==> flow/design.v <==
module pit_counter(
    input             clk,
    input             rst_n,
    input             clock,
    input             gate,
    output reg        out,
    input       [7:0] data_in,
    input             set_control_mode,
    input             latch_count,
    input             latch_status,
    input             write,
    input             read,
    output      [7:0] data_out
);
reg [2:0] mode;
always @(posedge clk) begin
    if(rst_n == 1'b0)         mode <= 3'd2;
    else if(set_control_mode) mode <= data_in[3:1];
end
reg bcd;
always @(posedge clk) begin
    if(rst_n == 1'b0)         bcd <= 1'd0;
    else if(set_control_mode) bcd <= data_in[0];
end
reg [1:0] rw_mode;
always @(posedge clk) begin
    if(rst_n == 1'b0)         rw_mode <= 2'd1;
    else if(set_control_mode) rw_mode <= data_in[5:4];
end
reg [7:0] counter_l;
always @(posedge clk) begin
    if(rst_n == 1'b0)                               counter_l <= 8'd0;
    else if(set_control_mode)                       counter_l <= 8'd0;
    else if(write && rw_mode == 2'd3 && ~msb_write) counter_l <= data_in;
    else if(write && rw_mode == 2'd1)               counter_l <= data_in;
end
reg [7:0] counter_m;
always @(posedge clk) begin
    if(rst_n == 1'b0)                               counter_m <= 8'd0;
    else if(set_control_mode)                       counter_m <= 8'd0;
    else if(write && rw_mode == 2'd3 && msb_write)  counter_m <= data_in;
    else if(write && rw_mode == 2'd2)               counter_m <= data_in;
end
reg [7:0] output_l;
always @(posedge clk) begin
    if(rst_n == 1'b0)                       output_l <= 8'd0;
    else if(latch_count && ~output_latched) output_l <= counter[7:0];
    else if(~output_latched)                output_l <= counter[7:0];
end
reg [7:0] output_m;
always @(posedge clk) begin
    if(rst_n == 1'b0)                       output_m <= 8'd0;
    else if(latch_count && ~output_latched) output_m <= counter[15:8];
    else if(~output_latched)                output_m <= counter[15:8];
end
reg output_latched;
always @(posedge clk) begin
    if(rst_n == 1'b0)                               output_latched <= 1'b0;
    else if(set_control_mode)                       output_latched <= 1'b0;
    else if(latch_count)                            output_latched <= 1'b1;
    else if(read && (rw_mode != 2'd3 || msb_read))  output_latched <= 1'b0;
end
reg null_counter;
always @(posedge clk) begin
    if(rst_n == 1'b0)                                null_counter <= 1'b0;
    else if(set_control_mode)                        null_counter <= 1'b1;
    else if(write && (rw_mode != 2'd3 || msb_write)) null_counter <= 1'b1;
    else if(load)                                    null_counter <= 1'b0;
end
reg msb_write;
always @(posedge clk) begin
    if(rst_n == 1'b0)                       msb_write <= 1'b0;
    else if(set_control_mode)               msb_write <= 1'b0;
    else if(write_pulse && rw_mode == 2'd3) msb_write <= ~msb_write;
end
reg msb_read;
always @(posedge clk) begin
    if(rst_n == 1'b0)                      msb_read <= 1'b0;
    else if(set_control_mode)              msb_read <= 1'b0;
    else if(read_pulse && rw_mode == 2'd3) msb_read <= ~msb_read;
end
reg [7:0] status;
always @(posedge clk) begin
    if(rst_n == 1'b0)                        status <= 8'd0;
    else if(latch_status && ~status_latched) status <= { out, null_counter, rw_mode, mode, bcd };
end
reg status_latched;
always @(posedge clk) begin
    if(rst_n == 1'b0)           status_latched <= 1'b0;
    else if(set_control_mode)   status_latched <= 1'b0;
    else if(latch_status)       status_latched <= 1'b1;
    else if(read)               status_latched <= 1'b0;
end
assign data_out =
    (status_latched)               ? status   :
    (rw_mode == 2'd3 && ~msb_read) ? output_l :
    (rw_mode == 2'd3 &&  msb_read) ? output_m :
    (rw_mode == 2'd1)              ? output_l :
                                     output_m;
reg two_byte_write;
always @(posedge clk) begin
    if(rst_n == 1'b0)                 two_byte_write <= 1'b0;
    else if(write && rw_mode == 2'd3) two_byte_write <= 1'b1;
    else if(set_control_mode || load) two_byte_write <= 1'b0;
end
reg set_control_mode_last;
always @(posedge clk) set_control_mode_last <= set_control_mode;
reg set_control_mode_pulse;
always @(posedge clk) set_control_mode_pulse <= set_control_mode_last & ~set_control_mode;
reg write_last;
always @(posedge clk) write_last <= write;
reg write_pulse;
always @(posedge clk) write_pulse <= write_last & ~write;
reg read_last;
always @(posedge clk) read_last <= read;
reg read_pulse;
always @(posedge clk) read_pulse <= read_last & ~read;
reg clock_last;
always @(posedge clk) clock_last <= clock;
reg clock_pulse;
always @(posedge clk) clock_pulse <= clock_last & ~clock;
reg gate_last;
always @(posedge clk) gate_last <= gate;
reg gate_sampled;
always @(posedge clk) begin
    if(rst_n == 1'b0)             gate_sampled <= 1'b0;
    else if(~clock_last && clock) gate_sampled <= gate;
end
reg trigger;
always @(posedge clk) begin
    if(rst_n == 1'b0)             trigger <= 1'b0;
    else if(~gate_last && gate)   trigger <= 1'b1;
    else if(~clock_last && clock) trigger <= 1'b0;
end
reg trigger_sampled;
always @(posedge clk) begin
    if(rst_n == 1'b0)            trigger_sampled <= 1'b0;
    else if(~clock_last & clock) trigger_sampled <= trigger;
end
always @(posedge clk) begin
    if(rst_n == 1'b0)                                                 out <= 1'b1;
    else if(set_control_mode_pulse && mode      == 3'd0)              out <= 1'b0;
    else if(set_control_mode_pulse && mode      == 3'd1)              out <= 1'b1;
    else if(set_control_mode_pulse && mode[1:0] == 2'd2)              out <= 1'b1;
    else if(set_control_mode_pulse && mode[1:0] == 2'd3)              out <= 1'b1;
    else if(set_control_mode_pulse && mode      == 3'd4)              out <= 1'b1;
    else if(set_control_mode_pulse && mode      == 3'd5)              out <= 1'b1;
    else if(mode      == 3'd0 && (load || two_byte_write))            out <= 1'b0;
    else if(mode      == 3'd0 && counter == 16'd1 && enable)          out <= 1'b1;
    else if(mode      == 3'd1 && load)                                out <= 1'b0;
    else if(mode      == 3'd1 && counter == 16'd1 && enable)          out <= 1'b1;
    else if(mode[1:0] == 2'd2 && ~gate)                               out <= 1'b1;
    else if(mode[1:0] == 2'd2 && load)                                out <= 1'b1;
    else if(mode[1:0] == 2'd2 && counter == 16'd2 && enable)          out <= 1'b0;
    else if(mode[1:0] == 2'd3 && ~gate)                               out <= 1'b1;
    else if(mode[1:0] == 2'd3 && load && loaded && ~trigger_sampled)  out <= ~out;
    else if(mode      == 3'd4 && counter == 16'd1 && enable)          out <= 1'b0;
    else if(mode      == 3'd4 && counter == 16'd0 && enable)          out <= 1'b1;
    else if(mode      == 3'd5 && counter == 16'd1 && enable)          out <= 1'b0;
    else if(mode      == 3'd5 && counter == 16'd0 && enable)          out <= 1'b1;
end
reg written;
always @(posedge clk) begin
    if(rst_n == 1'b0)                                    written <= 1'b0;
    else if(set_control_mode)                            written <= 1'b0;
    else if(write_pulse && rw_mode != 2'd3)              written <= 1'b1;
    else if(write_pulse && rw_mode == 2'd3 && msb_write) written <= 1'b1;
    else if(load)                                        written <= 1'b0;
end
reg control_set;
always @(posedge clk) begin
    if(rst_n == 1'b0)         control_set <= 1'b0;
    else if(set_control_mode) control_set <= 1'b1;
    else if(load)             control_set <= 1'b0;
end
reg loaded;
always @(posedge clk) begin
    if(rst_n == 1'b0)         loaded <= 1'b0;
    else if(set_control_mode) loaded <= 1'b0;
    else if(load)             loaded <= 1'b1;
end
wire load = 
    (mode      == 3'd0 &&   written) ||                  
    clock_pulse && (
    (mode      == 3'd1 &&   trigger_sampled) ||
    (mode[1:0] == 2'd2 && ((written && control_set) || trigger_sampled || (loaded && gate_sampled && counter == 16'd1))) ||
    (mode[1:0] == 2'd3 && ((written && control_set) || trigger_sampled || (loaded && gate_sampled && counter == ((counter_l[0] & out) ? 16'd0 : 16'd2)))) ||
    (mode      == 3'd4 &&   written) ||
    (mode      == 3'd5 && ((written && control_set) || loaded) && trigger_sampled)
);
wire enable = ~load && loaded && clock_pulse && (
    (mode      == 3'd0 && gate_sampled && ~two_byte_write) ||
    (mode      == 3'd1) ||
    (mode[1:0] == 2'd2 && gate_sampled) ||
    (mode[1:0] == 2'd3 && gate_sampled) ||
    (mode      == 3'd4 && gate_sampled) ||
    (mode      == 3'd5)
);
wire [15:0] counter_minus_1 =
    (bcd && !counter[15:0]) ? 16'h9999 :
    (bcd && !counter[11:0]) ? { counter[15:12] - 1'd1, 12'h999 } :
    (bcd && !counter[7:0])  ? { counter[15:8]  - 1'd1,   8'h99 } :
    (bcd && !counter[3:0])  ? { counter[15:4]  - 1'd1,    4'h9 } :
                                counter - 1'd1;
reg [15:0] counter;
always @(posedge clk) begin
    if(rst_n == 1'b0) counter <= 16'd0;
    else if(load)     counter <= {counter_m, counter_l[7:1], counter_l[0] & (mode[1:0] != 2'd3)};
    else if(enable)   counter <= counter_minus_1 - (mode[1:0] == 2'd3);
end
endmodule
module pit(
	input               clk,
	input               rst_n,
	output              irq,
	input       [2:0]   io_address,
	input               io_read,
	output reg  [7:0]   io_readdata,
	input               io_write,
	input       [7:0]   io_writedata,
	output              speaker_out,
	input      [27:0]   clock_rate
);
reg [27:0] clk_rate;
always @(posedge clk) clk_rate <= clock_rate;
reg ce_system_counter;
reg [27:0] sum;
always @(posedge clk) begin : system_counter
	reg [27:0] sum_next;
	sum_next = sum + 28'd2386362;  
	ce_system_counter <= 1'b0;
	if(rst_n == 1'b0) sum <= 28'd0;
	else if(sum_next >= clk_rate) begin
		sum <= sum_next - clk_rate;
		ce_system_counter <= 1'b1;
	end
	else sum <= sum_next;
end
reg system_clock;
always @(posedge clk) begin
    if(rst_n == 1'b0)           system_clock <= 1'b0;
    else if(ce_system_counter)  system_clock <= ~system_clock;
end
always @(posedge clk) if(io_read) io_readdata <=
    (io_read && io_address == 0) ? counter_0_readdata :
    (io_read && io_address == 1) ? counter_1_readdata :
    (io_read && io_address == 2) ? counter_2_readdata :
    (io_read && io_address[2])   ? { 2'b0, spk_out, counter_1_toggle, 2'b0, speaker_enable, speaker_gate } :
                                     8'd0;  
reg [5:0] counter_1_cnt;
always @(posedge clk) begin
    if(rst_n == 1'b0)                                       counter_1_cnt <= 6'd0;
    else if(ce_system_counter && counter_1_cnt == 6'd35)    counter_1_cnt <= 6'd0;
    else if(ce_system_counter)                              counter_1_cnt <= counter_1_cnt + 6'd1;
end
reg counter_1_toggle;
always @(posedge clk) begin
    if(rst_n == 1'b0)                                       counter_1_toggle <= 1'b0;
    else if(ce_system_counter && counter_1_cnt == 6'd35)    counter_1_toggle <= ~(counter_1_toggle);
end
reg speaker_gate;
always @(posedge clk) begin
    if(rst_n == 1'b0)                  speaker_gate <= 1'b0;
    else if(io_write && io_address[2]) speaker_gate <= io_writedata[0];
end
reg speaker_enable;
always @(posedge clk) begin
    if(rst_n == 1'b0)                  speaker_enable <= 1'b0;
    else if(io_write && io_address[2]) speaker_enable <= io_writedata[1];
end
assign speaker_out = spk_out & speaker_enable;
wire [7:0] counter_0_readdata;
wire [7:0] counter_1_readdata;
wire [7:0] counter_2_readdata;
pit_counter pit_counter_0(
    .clk                (clk),
    .rst_n              (rst_n),
    .clock              (system_clock),      
    .gate               (1'b1),              
    .out                (irq),               
    .data_in            (io_writedata),                                                                                                                                       
    .set_control_mode   (io_write && io_address == 3 && io_writedata[7:6] == 2'b00 && io_writedata[5:4] != 2'b00),                                                            
    .latch_count        (io_write && io_address == 3 && ((io_writedata[7:6] == 2'b00 && io_writedata[5:4] == 2'b00) || (io_writedata[7:5] == 3'b110 && io_writedata[1]))),    
    .latch_status       (io_write && io_address == 3 && io_writedata[7:6] == 2'b11 && io_writedata[4] == 1'b0 && io_writedata[1]),                                            
    .write              (io_write && io_address == 0),                                                                                                                        
    .read               (io_read  && io_address == 0),                                                                                                                        
    .data_out           (counter_0_readdata)     
);
pit_counter pit_counter_1(
    .clk                (clk),
    .rst_n              (rst_n),
    .clock              (system_clock),      
    .gate               (1'b1),              
    /*verilator lint_off PINNOCONNECT*/
    .out                (),                  
    /*verilator lint_on PINNOCONNECT*/
    .data_in            (io_writedata),                                                                                                                                       
    .set_control_mode   (io_write && io_address == 3 && io_writedata[7:6] == 2'b01 && io_writedata[5:4] != 2'b00),                                                            
    .latch_count        (io_write && io_address == 3 && ((io_writedata[7:6] == 2'b01 && io_writedata[5:4] == 2'b00) || (io_writedata[7:5] == 3'b110 && io_writedata[2]))),    
    .latch_status       (io_write && io_address == 3 && io_writedata[7:6] == 2'b11 && io_writedata[4] == 1'b0 && io_writedata[2]),                                            
    .write              (io_write && io_address == 1),                                                                                                                        
    .read               (io_read  && io_address == 1),                                                                                                                        
    .data_out           (counter_1_readdata)     
);
wire spk_out;
pit_counter pit_counter_2(
    .clk                (clk),
    .rst_n              (rst_n),
    .clock              (system_clock),      
    .gate               (speaker_gate),      
    .out                (spk_out),           
    .data_in            (io_writedata),                                                                                                                                       
    .set_control_mode   (io_write && io_address == 3 && io_writedata[7:6] == 2'b10 && io_writedata[5:4] != 2'b00),                                                            
    .latch_count        (io_write && io_address == 3 && ((io_writedata[7:6] == 2'b10 && io_writedata[5:4] == 2'b00) || (io_writedata[7:5] == 3'b110 && io_writedata[3]))),    
    .latch_status       (io_write && io_address == 3 && io_writedata[7:6] == 2'b11 && io_writedata[4] == 1'b0 && io_writedata[3]),                                            
    .write              (io_write && io_address == 2),                                                                                                                        
    .read               (io_read  && io_address == 2),                                                                                                                        
    .data_out           (counter_2_readdata)     
);
endmodule
Ticket comment

## Tool chain data of pit

Module pit before and after one edit of its RTL, step after step.
"before" refers to lines of the RTL above, "after" to lines of the edited file.
"change": "after" minus "before" as printed here. "rel. change": 100 x difference / "before".
Library cell names are shortened.
A cell with -- has no value.

- Top: pit
- Clock port: clk
- Standard-cell library: sky130hd
- Corner: tt_025C_1v80

## Edit of the RTL

The edit as a unified diff against the file above.
The edited RTL no longer does the same as the RTL above: the edit was made by script, with no optimisation intended.

```diff
@@ -273,4 +273,6 @@
 wire [7:0] counter_1_readdata;
 wire [7:0] counter_2_readdata;
+wire [7:0] counter_0_readdata_p, counter_0_readdata_n;
+wire irq_p, irq_n;
 pit_counter pit_counter_0(
     .clk                (clk),
@@ -278,5 +280,5 @@
     .clock              (system_clock),      
     .gate               (1'b1),              
-    .out                (irq),               
+    .out                (irq_p),               
     .data_in            (io_writedata),                                                                                                                                       
     .set_control_mode   (io_write && io_address == 3 && io_writedata[7:6] == 2'b00 && io_writedata[5:4] != 2'b00),                                                            
@@ -285,6 +287,15 @@
     .write              (io_write && io_address == 0),                                                                                                                        
     .read               (io_read  && io_address == 0),                                                                                                                        
-    .data_out           (counter_0_readdata)     
-);
+    .data_out           (counter_0_readdata_p)     
+);
+pit_counter pit_counter_0_b (.clk(clk), .rst_n(rst_n), .clock(system_clock), .gate(1'b1),
+    .out(irq_n), .data_in(io_writedata),
+    .set_control_mode(~(io_write && io_address == 3 && io_writedata[7:6] == 2'b00 && io_writedata[5:4] != 2'b00)),
+    .latch_count(io_write && io_address == 3 && ((io_writedata[7:6] == 2'b00 && io_writedata[5:4] == 2'b00) || (io_writedata[7:5] == 3'b110 && io_writedata[1]))),
+    .latch_status(io_write && io_address == 3 && io_writedata[7:6] == 2'b11 && io_writedata[4] == 1'b0 && io_writedata[1]),
+    .write(io_write && io_address == 0), .read(io_read  && io_address == 0),
+    .data_out(counter_0_readdata_n));
+assign counter_0_readdata = counter_0_readdata_p ^ counter_0_readdata_n;
+assign irq = irq_p ^ irq_n;
 pit_counter pit_counter_1(
     .clk                (clk),
```

## Elaborated design

Yosys after proc, flatten, opt, wreduce and memory -nomap, before mapping. Memory bits, and registers merged into a memory's read port (data or address), are not among the register bits. Print and check cells are not counted.

Bit counts:

| item | before | after | change | rel. change (%) |
|---|---|---|---|---|
| flip-flop bits (word level) | 318 | 392 | +74 | +23.27 |
| bits of input ports | 43 | 43 | 0 | 0.00 |
| output and inout port bits | 10 | 10 | 0 | 0.00 |
| cells after elaboration | 716 | 913 | +197 | +27.51 |

Cells by class:

| item | before | after | change | rel. change (%) |
|---|---|---|---|---|
| add/sub/neg operators | 18 | 23 | +5 | +27.78 |
| order comparisons | 1 | 1 | 0 | 0.00 |
| equality and inequality tests | 53 | 70 | +17 | +32.08 |
| muxes and demuxes | 154 | 200 | +46 | +29.87 |
| bitwise gates (word level) | 57 | 69 | +12 | +21.05 |
| reduce/logical cells | 340 | 436 | +96 | +28.24 |

Operators with widths:

| operator | before | after | change | rel. change (%) |
|---|---|---|---|---|
| 1-bit logical AND | 229 | 294 | +65 | +28.38 |
| 1-bit 2-to-1 mux | 92 | 119 | +27 | +29.35 |
| 1-bit logical OR | 57 | 75 | +18 | +31.58 |
| 8-bit 2-to-1 mux | 39 | 51 | +12 | +30.77 |
| 1-bit inverter | 39 | 46 | +7 | +17.95 |
| 16-bit 2-to-1 mux | 18 | 24 | +6 | +33.33 |
| 2-bit nonzero test | 23 | 28 | +5 | +21.74 |
| 2-bit == test with constant B | 17 | 22 | +5 | +29.41 |
| 1-bit AND | 18 | 21 | +3 | +16.67 |
| 2-bit inequality test with constant B | 9 | 12 | +3 | +33.33 |
| 3-bit == test with constant B | 7 | 9 | +2 | +28.57 |
| 3-bit nonzero test | 6 | 7 | +1 | +16.67 |
| 2-bit by 1-bit == test with 1-bit output with constant B | 4 | 5 | +1 | +25.00 |
| 3-bit by 1-bit == test with 1-bit output with constant B | 4 | 5 | +1 | +25.00 |
| 3-bit zero test | 4 | 5 | +1 | +25.00 |
| 16-bit by 1-bit == test with 1-bit output with constant B | 3 | 4 | +1 | +33.33 |
| 16-bit == test | 3 | 4 | +1 | +33.33 |
| 16-bit by 2-bit == test with 1-bit output with constant B | 3 | 4 | +1 | +33.33 |
| 12-bit zero test | 3 | 4 | +1 | +33.33 |
| 16-bit zero test | 3 | 4 | +1 | +33.33 |
| 4-bit zero test | 3 | 4 | +1 | +33.33 |
| 8-bit zero test | 3 | 4 | +1 | +33.33 |
| 2-bit 2-to-1 mux | 3 | 4 | +1 | +33.33 |
| 12-bit by 1-bit subtractor with 12-bit output with constant B | 3 | 4 | +1 | +33.33 |
| 16-bit by 1-bit subtractor with 16-bit output | 3 | 4 | +1 | +33.33 |
| 16-bit by 1-bit subtractor with 16-bit output with constant B | 3 | 4 | +1 | +33.33 |
| 4-bit by 1-bit subtractor with 4-bit output with constant B | 3 | 4 | +1 | +33.33 |
| 8-bit by 1-bit subtractor with 8-bit output with constant B | 3 | 4 | +1 | +33.33 |

The list need not be complete.

## Depth

Longest topological path by Yosys (ltp), each cell counted once; first at word level (registers and memories cut), then after technology mapping (sequential cells cut; the memories' decode and read muxes count).

Depth:

| item | before | after | change | rel. change (%) |
|---|---|---|---|---|
| word-level depth | 35 | 35 | 0 | 0.00 |
| ABC_AREA | 0 | 0 | -- | -- |
| gate-level depth with buffers | 18 | 17 | -1 | -5.56 |
| gate-level depth less buffers | 16 | 16 | 0 | 0.00 |

## Synthesis result

The flow's flattened synthesis, as Yosys stat reports it; memories are mapped. The netlist is that of the ABC_AREA named above (0 if unset); the other value can give another one.

Cells by type:

| type | before | after | change | rel. change (%) |
|---|---|---|---|---|
| nor2_1 | 261 | 344 | +83 | +31.80 |
| dfxtp_1 | 308 | 382 | +74 | +24.03 |
| mux2i_1 | 144 | 194 | +50 | +34.72 |
| clkbuf_1 | 108 | 138 | +30 | +27.78 |
| xnor2_1 | 52 | 79 | +27 | +51.92 |
| nand2_1 | 224 | 244 | +20 | +8.93 |
| inv_1 | 83 | 103 | +20 | +24.10 |
| o21ai_0 | 125 | 144 | +19 | +15.20 |
| a31oi_1 | 17 | 34 | +17 | +100.00 |
| xor2_1 | 39 | 53 | +14 | +35.90 |
| nand3_1 | 71 | 81 | +10 | +14.08 |
| nor3b_1 | 15 | 25 | +10 | +66.67 |
| o211ai_1 | 23 | 14 | -9 | -39.13 |
| and3_1 | 20 | 29 | +9 | +45.00 |
| o21ai_1 | 9 | 0 | -9 | -100.00 |
| o22ai_1 | 7 | 16 | +9 | +128.57 |
| ha_1 | 58 | 66 | +8 | +13.79 |
| o31ai_1 | 15 | 23 | +8 | +53.33 |

The list need not be complete.

Mapped netlist:

| item | before | after | change | rel. change (%) |
|---|---|---|---|---|
| mapped cells | 2162 | 2614 | +452 | +20.91 |
| chip area (Yosys) (mm^2) | 0.0174417 | 0.0213705 | +0.0039288 | +22.53 |
| sequential part of the area (mm^2) | 0.0064061 | 0.0078876 | +0.0014815 | +23.13 |
| mapped flip-flops | 316 | 390 | +74 | +23.42 |
| buffers | 123 | 162 | +39 | +31.71 |

By module: a second synthesis without flattening, with its own total; a netlist apart from the flattened one above.

Second synthesis, totals:

| item | before | after | change | rel. change (%) |
|---|---|---|---|---|
| cell total of the unflattened synthesis | 2291 | 2911 | +620 | +27.06 |
| area total of the unflattened synthesis (mm^2) | 0.0192147 | 0.0244222 | +0.0052075 | +27.10 |

Rows give one instance, submodules left out.

Modules, before:

| module | instances | cells | area (mm^2) | seq. area (mm^2) |
|---|---|---|---|---|
| pit_counter | 3 | 579 | 0.0048634 | 0.0016816 |
| pit | 1 | 554 | 0.0046244 | 0.0015815 |

Modules, after:

| module | instances | cells | area (mm^2) | seq. area (mm^2) |
|---|---|---|---|---|
| pit_counter | 4 | 579 | 0.0048634 | 0.0016816 |
| pit | 1 | 595 | 0.0049685 | 0.0015815 |

## Worst setup path after synthesis

OpenSTA on the mapped netlist: ideal clock, no wires. The path of least setup slack (recovery checks aside). Input and output delay are each 20% of the period. Register names are those of the netlist, which keeps one name where synthesis merged equal registers.

Timing after synthesis:

| item | before | after | change | rel. change (%) |
|---|---|---|---|---|
| path kind | register -> register | register -> register | -- | -- |
| start point | register sum[1] | register sum[1] | -- | -- |
| end point | register sum[26] | register sum[1] | -- | -- |
| period (ns) | 10.0 | 10.0 | 0.0 | 0.00 |
| setup time (ns) | 0.116 | 0.128 | +0.012 | -- |
| launch time at the first pin (ns) | 0.000 | 0.000 | 0.000 | -- |
| arrival (ns) | 3.764 | 4.052 | +0.288 | +7.65 |
| required time (ns) | 9.884 | 9.872 | -0.012 | -0.12 |
| slack (ns) | 6.120 | 5.820 | -0.300 | -- |
| delay of the path (ns) | 3.880 | 4.180 | +0.300 | +7.73 |
| driving pins on the path | 17 | 17 | 0 | 0.00 |
| buffers on the path | 1 | 2 | +1 | +100.00 |
| synthesis period reached (ns) | 3.88 | 4.18 | +0.30 | +7.73 |

"delay of the path" is the arrival time less input delay plus setup time.
"driving pins on the path" counts driving pins, that of a launching flip-flop among them; a cell with two outputs on the path counts twice.
"synthesis period reached" is the clock period less the worst setup slack; recovery checks do not enter. This is arithmetic on one report: input and output delays are still those of the set period (20% each).
Between the ends stands the longest chain of elaborated cells between them, by number of cells; it is not shown to be the way that was timed. Of several equally long chains one is given.
A line is the first line of the expression or statement that the cell stems from. Yosys adds cells for indexed reads and writes and turns some case tables into memories.
At most two assigning lines are given for a register; there are more.

On the way, after synthesis, before:
- Cell sequence: dfxtp_1 -> ha_1 -> o41ai_1 -> a21oi_1 -> o221a_2 -> or2_1 -> nand4_1 -> xnor2_1 -> ha_1 -> a21o_1 -> a21o_1 -> a21oi_1 -> o21ai_0 -> a21oi_1 -> inv_1 -> clkbuf_1 -> o211a_1
- Cells in the longest elaborated chain: 3
- Elaborated cells on any way between the ends: 4
- RTL lines with such cells: 3
- Those cells by class: add/sub: 2; compare: 1; mux: 1

RTL lines, path after synthesis, before:

| item | RTL line | text |
|---|---|---|
| start, declared | 227 | `reg [27:0] sum;` |
| start, assigned | 234 | `sum <= sum_next - clk_rate;` |
| start, assigned | 237 | `else sum <= sum_next;` |
| 28-bit by 22-bit adder with 28-bit output | 230 | `sum_next = sum + 28'd2386362;` |
| 28-bit subtractor | 234 |  |
| 28-bit 2-to-1 mux | 233 | `else if(sum_next >= clk_rate) begin` |
| end, assigned | 234 |  |
| end, assigned | 237 |  |
| end, declared | 227 |  |

On the way, after synthesis, after:
- Cell sequence: dfxtp_1 -> a2111oi_0 -> o21ai_0 -> a21o_1 -> o21ba_2 -> nor2_1 -> xnor2_1 -> ha_1 -> and2_1 -> a221oi_1 -> o21ai_0 -> and3_1 -> a2111o_1 -> clkbuf_1 -> clkbuf_1 -> a21oi_1 -> nor2_1
- Cells in the longest elaborated chain: 3
- Elaborated cells on any way between the ends: 4
- RTL lines with such cells: 3
- Those cells by class: add/sub: 2; compare: 1; mux: 1

RTL lines, path after synthesis, after:

| item | RTL line | text |
|---|---|---|
| start, declared | 227 | `reg [27:0] sum;` |
| start, assigned | 234 | `sum <= sum_next - clk_rate;` |
| start, assigned | 237 | `else sum <= sum_next;` |
| 28-bit by 22-bit adder with 28-bit output | 230 | `sum_next = sum + 28'd2386362;` |
| 28-bit subtractor | 234 |  |
| 28-bit 2-to-1 mux | 233 | `else if(sum_next >= clk_rate) begin` |
| end, assigned | 234 |  |
| end, assigned | 237 |  |
| end, declared | 227 |  |

## Path in the finished layout

Path of least setup slack in the final report of the runs of set A (OpenROAD, finished layout, wires in). Where an end is a register, its clock arrival counts in the times.

Timing post-layout:

| item | before | after | change | rel. change (%) |
|---|---|---|---|---|
| path kind | register -> register | input -> register | -- | -- |
| start point | register sum[1] | input io_writedata[4] | -- | -- |
| end point | register sum[22] | register pit_counter_0_b.written | -- | -- |
| period (ns) | 10.0 | 10.0 | 0.0 | 0.00 |
| external input delay (ns) | -- | 2.00 | -- | -- |
| setup time (ns) | 0.05 | 0.14 | +0.09 | -- |
| launch time at the first pin (ns) | 0.52 | 2.00 | +1.48 | +284.62 |
| arrival (ns) | 5.79 | 5.35 | -0.44 | -7.60 |
| required time (ns) | 10.47 | 10.40 | -0.07 | -0.67 |
| slack (ns) | 4.68 | 5.05 | +0.37 | -- |
| driving pins on the path | 18 | 6 | -12 | -66.67 |
| buffers on the path | 1 | 1 | 0 | 0.00 |

Between the ends stands the longest chain of elaborated cells between them, by number of cells; it is not shown to be the way that was timed. Of several equally long chains one is given.
At most two assigning lines are given for a register; there are more.

On the way, post-layout, before:
- Cell sequence: dfxtp_1 -> a2111oi_1 -> o21ai_0 -> a31o_2 -> a21o_1 -> a21oi_1 -> nor2_1 -> xor2_1 -> ha_1 -> nand2_1 -> nor4_1 -> a21oi_1 -> nand3b_1 -> a21oi_2 -> buf_4 -> inv_1 -> nor2_1 -> a22o_1
- Cells in the longest elaborated chain: 3
- Elaborated cells on any way between the ends: 4
- RTL lines with such cells: 3
- Those cells by class: add/sub: 2; compare: 1; mux: 1

RTL lines, path post-layout, before:

| item | RTL line | text |
|---|---|---|
| start, declared | 227 | `reg [27:0] sum;` |
| start, assigned | 234 | `sum <= sum_next - clk_rate;` |
| start, assigned | 237 | `else sum <= sum_next;` |
| 28-bit by 22-bit adder with 28-bit output | 230 | `sum_next = sum + 28'd2386362;` |
| 28-bit subtractor | 234 |  |
| 28-bit 2-to-1 mux | 233 | `else if(sum_next >= clk_rate) begin` |
| end, assigned | 234 |  |
| end, assigned | 237 |  |
| end, declared | 227 |  |

On the way, post-layout, after:
- Cell sequence: clkdlybuf4s50_1 -> o21bai_1 -> or3_1 -> clkinv_1 -> nand2_1 -> nor2_1
- Cells in the longest elaborated chain: 3
- Elaborated cells on any way between the ends: 3
- Those cells by class: reduce/logical: 3

RTL lines, path post-layout, after:

| item | RTL line | text |
|---|---|---|
| start, declared | 220 | `input [7:0] io_writedata,` |
| 2-bit nonzero test | 293 | `.set_control_mode(~(io_write && io_address == 3 && io_writedata[7:6] == 2'b00 && io_writedata[5:4] != 2'b00)),` |
| 1-bit logical AND | 293 |  |
| 2-bit AND reduction | -- |  |
| end, assigned | 167 | `else if(write_pulse && rw_mode == 2'd3 && msb_write) written <= 1'b1;` |
| end, assigned | 168 | `else if(load)                                        written <= 1'b0;` |
| end, declared | 162 | `reg written;` |

## Layout results

Both versions went through the flow (Yosys, OpenROAD) with the same settings in each pair. Constraints: input delay and output delay 20% of the set period each, output load 0.01 pF.

Flow settings, set A:
- CORE_UTILIZATION: 40
- period_ns: 10.0
- CAP_MARGIN: 20
- CORE_MARGIN: 2
- SLEW_MARGIN: 20

Measured results, set A:

| item | before | after | change | rel. change (%) |
|---|---|---|---|---|
| chip area after synthesis (Yosys) (mm^2) | 0.0174417 | 0.0213705 | +0.0039288 | +22.53 |
| total die area (mm^2) | 0.0452902 | 0.0552908 | +0.0100006 | +22.08 |
| area of the standard cells in the finished layout (mm^2) | 0.0195513 | 0.0237991 | +0.0042478 | +21.73 |
| utilization (%) | 45.4 | 45.2 | -0.2 | -- |
| worst setup slack after layout (ns) | 4.683 | 5.054 | +0.371 | -- |
| post-route setup TNS (ns) | 0.000 | 0.000 | 0.000 | -- |
| final worst hold slack (ns) | 0.421 | 0.402 | -0.019 | -- |
| total power of the final layout (mW) | 3.697 | 4.137 | +0.440 | +11.90 |
| clock period achieved (ns) | 5.317 | 4.946 | -0.371 | -6.98 |

Flow settings, set B:
- CELL_PAD_IN_SITES_GLOBAL_PLACEMENT: 1
- CORE_MARGIN: 8
- CORE_UTILIZATION: 46
- CTS_CLUSTER_SIZE: 78
- GPL_TIMING_DRIVEN: 0
- HOLD_SLACK_MARGIN: 0.14
- MAX_ROUTING_LAYER: met5
- PLACE_DENSITY_LB_ADDON: 0.25
- SETUP_SLACK_MARGIN: -0.18
- period_ns: 5.08
- CAP_MARGIN: 20
- SLEW_MARGIN: 20

Measured results, set B:

| item | before | after | change | rel. change (%) |
|---|---|---|---|---|
| chip area after synthesis (Yosys) (mm^2) | 0.0174417 | 0.0213705 | +0.0039288 | +22.53 |
| total die area (mm^2) | 0.0444029 | 0.0536108 | +0.0092079 | +20.74 |
| area of the standard cells in the finished layout (mm^2) | 0.0197777 | 0.0240118 | +0.0042341 | +21.41 |
| utilization (%) | 52.8 | 52.0 | -0.8 | -- |
| worst setup slack after layout (ns) | 0.289 | 0.161 | -0.128 | -- |
| post-route setup TNS (ns) | 0.000 | 0.000 | 0.000 | -- |
| final worst hold slack (ns) | 0.432 | 0.420 | -0.012 | -- |
| total power of the final layout (mW) | 7.376 | 7.916 | +0.540 | +7.32 |
| clock period achieved (ns) | 4.791 | 4.919 | +0.128 | +2.67 |

By "clock period achieved" is meant the clock period of the run minus its worst setup slack. This is arithmetic on one report: input and output delays are still those of the set period (20% each).
"total power of the final layout" is the tool's figure for a default switching activity; nothing was simulated.
